==> flow/design.v <==
module mp2 #(
    parameter CLK_FREQ = 12000000,
    parameter INTERVAL = CLK_FREQ / 360
)(
    input logic clk,
    input logic rst,
    output logic RGB_R,
    output logic RGB_G,
    output logic RGB_B
);
    logic [31:0] counter;
    logic [8:0] hue;
    logic [7:0] pwm_r, pwm_g, pwm_b;
    logic [7:0] pwm_counter;
    always_ff @(posedge clk) begin
        if (rst) begin
            counter <= 0;
            hue <= 0;
        end
        else if (counter >= INTERVAL)
        begin
            counter <= 0;
            hue <= (hue >= 359) ? 0 : hue + 1;
        end
        else
        begin
            counter <= counter + 1;
        end
    end
    always_comb begin
        pwm_r = (hue < 60) ? 255 :
                (hue < 120) ? (255 * (120 - hue) / 60) :
                (hue < 180) ? 0 :
                (hue < 240) ? 0 :
                (hue < 300) ? (255 * (hue - 240) / 60) :
                255;
        pwm_g = (hue < 60) ? (255 * (hue - 0) / 60) :
                (hue < 180) ? 255 :
                (hue < 240) ? (255 * (240 - hue) / 60) :
                0;
        pwm_b = (hue < 120) ? 0 :
                (hue < 180) ? (255 * (hue - 120) / 60) :
                (hue < 300) ? 255 :
                (hue < 360) ? (255 * (360 - hue) / 60) :
                0;
    end
    always_ff @(posedge clk) begin
        if (rst) pwm_counter <= 0;
        else pwm_counter <= pwm_counter + 1;
    end
    assign {RGB_R, RGB_G, RGB_B} = {pwm_counter < pwm_r, pwm_counter < pwm_g, pwm_counter < pwm_b};
endmodule
Step by step through the tools: mp2
The steps from the RTL of mp2 to its reports follow in flow order.
Line numbers count from 1 in the design file above.
Operators carry their Yosys type and port widths (W data, S select, Z words).
Library cell names are shortened.
Not given: -
Inputs
  top module: mp2
  clock: clk
  library: sky130hd
  corner: tt_025C_1v80

Word level
Source: Yosys, flattened and elaborated, memories not mapped. Widths are those after wreduce. Registers that Yosys merges into a memory's read port (data or address) are not register bits. Print and check cells do not count. Equal cells are merged and count once.
Bit counts
  bits in registers: 49
  bits of input ports: 2
  output and inout port bits: 3
  cells after elaboration: 48
Operators by class
  $add $sub $neg: 8
  $mul: 6
  div/mod/pow operators: 6
  $lt $le $gt $ge: 11
  muxes and demuxes: 13
  reductions and logical operators: 1
Operators by type and width (number)
  $div A32 B6 Y32 const B: 6
  $mul A9 B10 Y19 const A: 5
  $mul A8 B9 Y17 const A: 1
  $mux W8: 12
  $add A32 B1 Y32 const B: 1
  $ge A32 B16 Y1 const B: 1
  $lt A8 B8 Y1: 3
  $lt A9 B8 Y1 const B: 2
  $lt A9 B9 Y1 const B: 2
  $sub A7 B9 Y10 const A: 1
  $sub A8 B9 Y10 const A: 1
  $sub A9 B7 Y10 const B: 1
  $sub A9 B8 Y10 const B: 1
  $sub A9 B9 Y10 const A: 1
  $add A9 B1 Y9 const B: 1
  $lt A9 B6 Y1 const B: 1
  $lt A9 B7 Y1 const B: 1
  $ge A9 B9 Y1 const B: 1
  $mux W9: 1
  $add A8 B1 Y8 const B: 1
  $reduce_or A2 Y1: 1

Depth
Depth = most cells in a row (Yosys ltp): at word level without a register or memory, in the mapped netlist without a sequential cell, where the memories' decode and read muxes count.
Depth
  depth in word-level cells: 9
  ABC_AREA: 0
  gate-level depth with buffers: 52

Netlist
Yosys stat after the flow's synthesis: flattened, memories mapped to cells. It holds for the ABC_AREA given above (unset counts as 0); a run with the other value may have another netlist.
The area totals of this step are shown rounded.
Cells by type
  fa_1: number 227, area in all 4.54E+03 µm²
  ha_1: number 243, area in all 3.04E+03 µm²
  inv_1: number 422, area in all 1.58E+03 µm²
  dfxtp_1: number 49, area in all 980.941 µm²
  xnor2_1: number 110, area in all 963.424 µm²
  a21oi_1: number 145, area in all 725.696 µm²
  nor2_1: number 134, area in all 502.982 µm²
  o21ai_0: number 95, area in all 475.456 µm²
  nand2_1: number 126, area in all 472.954 µm²
  xor2_1: number 51, area in all 446.678 µm²
  a21o_1: number 38, area in all 285.274 µm²
  a211oi_1: number 34, area in all 255.245 µm²
  nand3_1: number 51, area in all 255.245 µm²
  o211ai_1: number 29, area in all 217.709 µm²
  o21a_1: number 24, area in all 180.173 µm²
  nor3_1: number 33, area in all 165.158 µm²
  clkbuf_1: number 36, area in all 135.13 µm²
  mux2i_1: number 13, area in all 130.125 µm²
Not listed: further types 84, cells in them 347.
Synthesis totals
  cell count: 2207
  synthesis area: 0.018 mm²
  area of sequential cells: 0.00098 mm²
  flip-flops: 49
  buffer cells: 54

Timing after synthesis
OpenSTA on the mapped netlist: ideal clock, no wires. The path of least setup slack (recovery checks aside). Input and output delay are each 20% of the period. Register names are those of the netlist, which keeps one name where synthesis merged equal registers.
Timing after synthesis
  path type: reg-to-output
  start point: register hue[2]
  end point: output port RGB_G
  clock period: 30.0 ns
  time at the first pin: 0.000 ns
  data arrival time: 13.172 ns
  required time: 24.000 ns
  setup slack: 10.828 ns
  delay of the path: 13.172 ns
  stages: 49
  path buffers: 3
  period reached after synthesis: 19.172 ns
"delay of the path" is the arrival time less input delay plus setup time.
A path that ends at an output port has no setup time.
"stages": output pins that drive a net of the path, with the launching flip-flop's if there is one; two outputs of one cell count as two.
"period reached after synthesis" is the clock period less the worst setup slack; recovery checks do not enter. This is arithmetic on one report: input and output delays are still those of the set period (20% each).
Between the ends stands the longest chain of elaborated cells between them, by number of cells; it is not shown to be the way that was timed. Of several equally long chains one is given.
A line is the first line of the expression or statement that the cell stems from. Yosys adds cells for indexed reads and writes and turns some case tables into memories.
On the way, after synthesis
  path through: dfxtp_1 -> buf_2 -> inv_1 -> ha_1 -> nor2b_1 -> a21oi_1 -> nor2_1 -> a211oi_1 -> inv_1 -> fa_1 -> inv_1 -> fa_1 -> fa_1 -> fa_1 -> ha_1 -> a211oi_1 -> o211ai_1 -> and3_1 -> (+13 left out) -> a311o_1 -> a211oi_2 -> mux2i_1 -> xor2_1 -> buf_2 -> or4_1 -> and3_1 -> o2111ai_2 -> a21oi_2 -> o22ai_2 -> inv_1 -> a21oi_1 -> ha_1 -> a211oi_1 -> nand2_1 -> a221oi_1 -> nand2_1 -> o21ai_1
  length of the longest elaborated chain: 7
RTL lines, path after synthesis
  from (decl): line 12  | logic [8:0] hue;
  from (assign): line 18  | hue <= 0;
  from (assign): line 23  | hue <= (hue >= 359) ? 0 : hue + 1;
  $sub A8 B9 Y10: line 39  | (hue < 240) ? (255 * (240 - hue) / 60) :
  $mul A9 B10 Y19: line 39
  $div A32 B6 Y32: line 39
  $mux W8: line 39
  $mux W8: line 38  | (hue < 180) ? 255 :
  $mux W8: line 37  | pwm_g = (hue < 60) ? (255 * (hue - 0) / 60) :
  $lt A8 B8 Y1: line 51  | assign {RGB_R, RGB_G, RGB_B} = {pwm_counter < pwm_r, pwm_counter < pwm_g, pwm_counter < pwm_b};
  to (decl): line 8  | output logic RGB_G,

Timing after layout
From the final timing report of flow run B: the path of least setup slack in the routed layout; clock arrival at registers is part of the times.
Timing after layout
  path type: reg-to-output
  start point: register hue[7]
  end point: output port RGB_G
  clock period: 30.0 ns
  time at the first pin: 0.29 ns
  data arrival time: 15.65 ns
  required time: 24.00 ns
  setup slack: 8.35 ns
  stages: 46
  path buffers: 1
Between the ends stands the longest chain of elaborated cells between them, by number of cells; it is not shown to be the way that was timed. Of several equally long chains one is given.
On the way, after layout
  path through: dfxtp_1 -> clkinv_1 -> ha_1 -> and3_4 -> a211oi_4 -> xnor2_1 -> inv_1 -> fa_1 -> inv_1 -> fa_1 -> fa_1 -> fa_1 -> ha_1 -> a211oi_1 -> o211ai_1 -> and3_1 -> o21a_1 -> o32a_1 -> (+10 left out) -> a211oi_2 -> nor2_1 -> mux2i_1 -> xor2_1 -> a21oi_1 -> o31ai_1 -> o21ai_0 -> o211ai_2 -> o22ai_2 -> inv_1 -> a21oi_1 -> ha_1 -> a211oi_1 -> nand2_1 -> a221oi_1 -> o21ai_0 -> o21ai_1 -> clkdlybuf4s50_1
  length of the longest elaborated chain: 7
RTL lines, path after layout
  from (decl): line 12  | logic [8:0] hue;
  from (assign): line 18  | hue <= 0;
  from (assign): line 23  | hue <= (hue >= 359) ? 0 : hue + 1;
  $sub A8 B9 Y10: line 39  | (hue < 240) ? (255 * (240 - hue) / 60) :
  $mul A9 B10 Y19: line 39
  $div A32 B6 Y32: line 39
  $mux W8: line 39
  $mux W8: line 38  | (hue < 180) ? 255 :
  $mux W8: line 37  | pwm_g = (hue < 60) ? (255 * (hue - 0) / 60) :
  $lt A8 B8 Y1: line 51  | assign {RGB_R, RGB_G, RGB_B} = {pwm_counter < pwm_r, pwm_counter < pwm_g, pwm_counter < pwm_b};
  to (decl): line 8  | output logic RGB_G,

==> runs of mp2 <==
Module mp2, platform sky130hd: 3 stored runs of the flow (Yosys, OpenROAD) with differing settings, in no particular order. Input and output delays are each 20% of the period that was set; the output load is 0.01 pF.
"achieved clock period": clock period set for the run, less the worst setup slack. It is reckoned from that one timing run; input and output delays stay at 20% of the period that was set.
"worst setup path time" = time allowed to the worst setup path (clock period - input delay - output delay, where it has them) - its slack; a late launch clock adds to it, a late capture clock takes from it.
By "power" is meant OpenSTA's value without simulated activity: inputs other than the clock are taken to toggle once in ten clock periods, and the tool carries that through the logic.
The measured numbers are rounded.

Flow run A
==> flow/run.sh <==
#!/bin/bash
# the make line also repeats the synthesis and layout settings of config.mk as NAME=value (left out here)
make -C /OpenROAD-flow-scripts/flow DESIGN_CONFIG=/design/flow/config.mk WORK_HOME=/design/flow/orfs CLKGATE_MAP_FILE= finish
==> flow/config.mk <==
export PLATFORM = sky130hd
export DESIGN_NAME = mp2
export DESIGN_NICKNAME = mp2
export VERILOG_FILES = /design/flow/design.v
export SDC_FILE = /design/flow/constraint.sdc
export NUM_CORES = 4
export LEC_CHECK = 0
export ABC_AREA = 1
export CAP_MARGIN = 20
export CELL_PAD_IN_SITES_GLOBAL_PLACEMENT = 3
export CORE_MARGIN = 2
export CORE_UTILIZATION = 68
export CTS_CLUSTER_DIAMETER = 56
export CTS_CLUSTER_SIZE = 14
export HOLD_SLACK_MARGIN = 0.14
export PLACE_DENSITY_LB_ADDON = 0.02
export SETUP_SLACK_MARGIN = 0.32
export SLEW_MARGIN = 5
export TNS_END_PERCENT = 45
==> flow/constraint.sdc <==
create_clock -name core_clock -period 30.0 [get_ports {clk}]
set_input_delay 6.0000 -clock core_clock [delete_from_list [all_inputs] [get_ports {clk}]]
set_output_delay 6.0000 -clock core_clock [all_outputs]
set_load 0.01 [all_outputs]

==> results of flow run A <==
did not finish, placement stopped with FLW-0024

Flow run B
==> flow/run.sh <==
#!/bin/bash
# the make line also repeats the synthesis and layout settings of config.mk as NAME=value (left out here)
make -C /OpenROAD-flow-scripts/flow DESIGN_CONFIG=/design/flow/config.mk WORK_HOME=/design/flow/orfs CLKGATE_MAP_FILE= finish
==> flow/config.mk <==
export PLATFORM = sky130hd
export DESIGN_NAME = mp2
export DESIGN_NICKNAME = mp2
export VERILOG_FILES = /design/flow/design.v
export SDC_FILE = /design/flow/constraint.sdc
export NUM_CORES = 4
export LEC_CHECK = 0
export CAP_MARGIN = 20
export CORE_MARGIN = 2
export CORE_UTILIZATION = 40
export SLEW_MARGIN = 20
==> flow/constraint.sdc <==
create_clock -name core_clock -period 30.0 [get_ports {clk}]
set_input_delay 6.0000 -clock core_clock [delete_from_list [all_inputs] [get_ports {clk}]]
set_output_delay 6.0000 -clock core_clock [all_outputs]
set_load 0.01 [all_outputs]

==> results of flow run B <==
chip area after synthesis (Yosys): 0.018 mm²
die area: 0.047 mm²
utilization: 0.43
worst setup slack after layout: 8.4 ns
total negative slack: 0.000 ns
power: 1200 uW
achieved clock period: 21.645 ns
worst setup path time: 15.65 ns
worst setup path kind: reg-to-output

Flow run C
==> flow/run.sh <==
#!/bin/bash
# the make line also repeats the synthesis and layout settings of config.mk as NAME=value (left out here)
make -C /OpenROAD-flow-scripts/flow DESIGN_CONFIG=/design/flow/config.mk WORK_HOME=/design/flow/orfs CLKGATE_MAP_FILE= finish
==> flow/config.mk <==
export PLATFORM = sky130hd
export DESIGN_NAME = mp2
export DESIGN_NICKNAME = mp2
export VERILOG_FILES = /design/flow/design.v
export SDC_FILE = /design/flow/constraint.sdc
export NUM_CORES = 4
export LEC_CHECK = 0
export ABC_AREA = 1
export CAP_MARGIN = 20
export CELL_PAD_IN_SITES_GLOBAL_PLACEMENT = 2
export CORE_MARGIN = 2
export CORE_UTILIZATION = 68
export CTS_CLUSTER_DIAMETER = 56
export CTS_CLUSTER_SIZE = 14
export GPL_ROUTABILITY_DRIVEN = 0
export HOLD_SLACK_MARGIN = 0.14
export PLACE_DENSITY_LB_ADDON = 0.02
export SETUP_SLACK_MARGIN = 0.32
export SLEW_MARGIN = 5
export TNS_END_PERCENT = 45
==> flow/constraint.sdc <==
create_clock -name core_clock -period 30.0 [get_ports {clk}]
set_input_delay 6.0000 -clock core_clock [delete_from_list [all_inputs] [get_ports {clk}]]
set_output_delay 6.0000 -clock core_clock [all_outputs]
set_load 0.01 [all_outputs]

==> results of flow run C <==
did not finish, placement stopped with FLW-0024
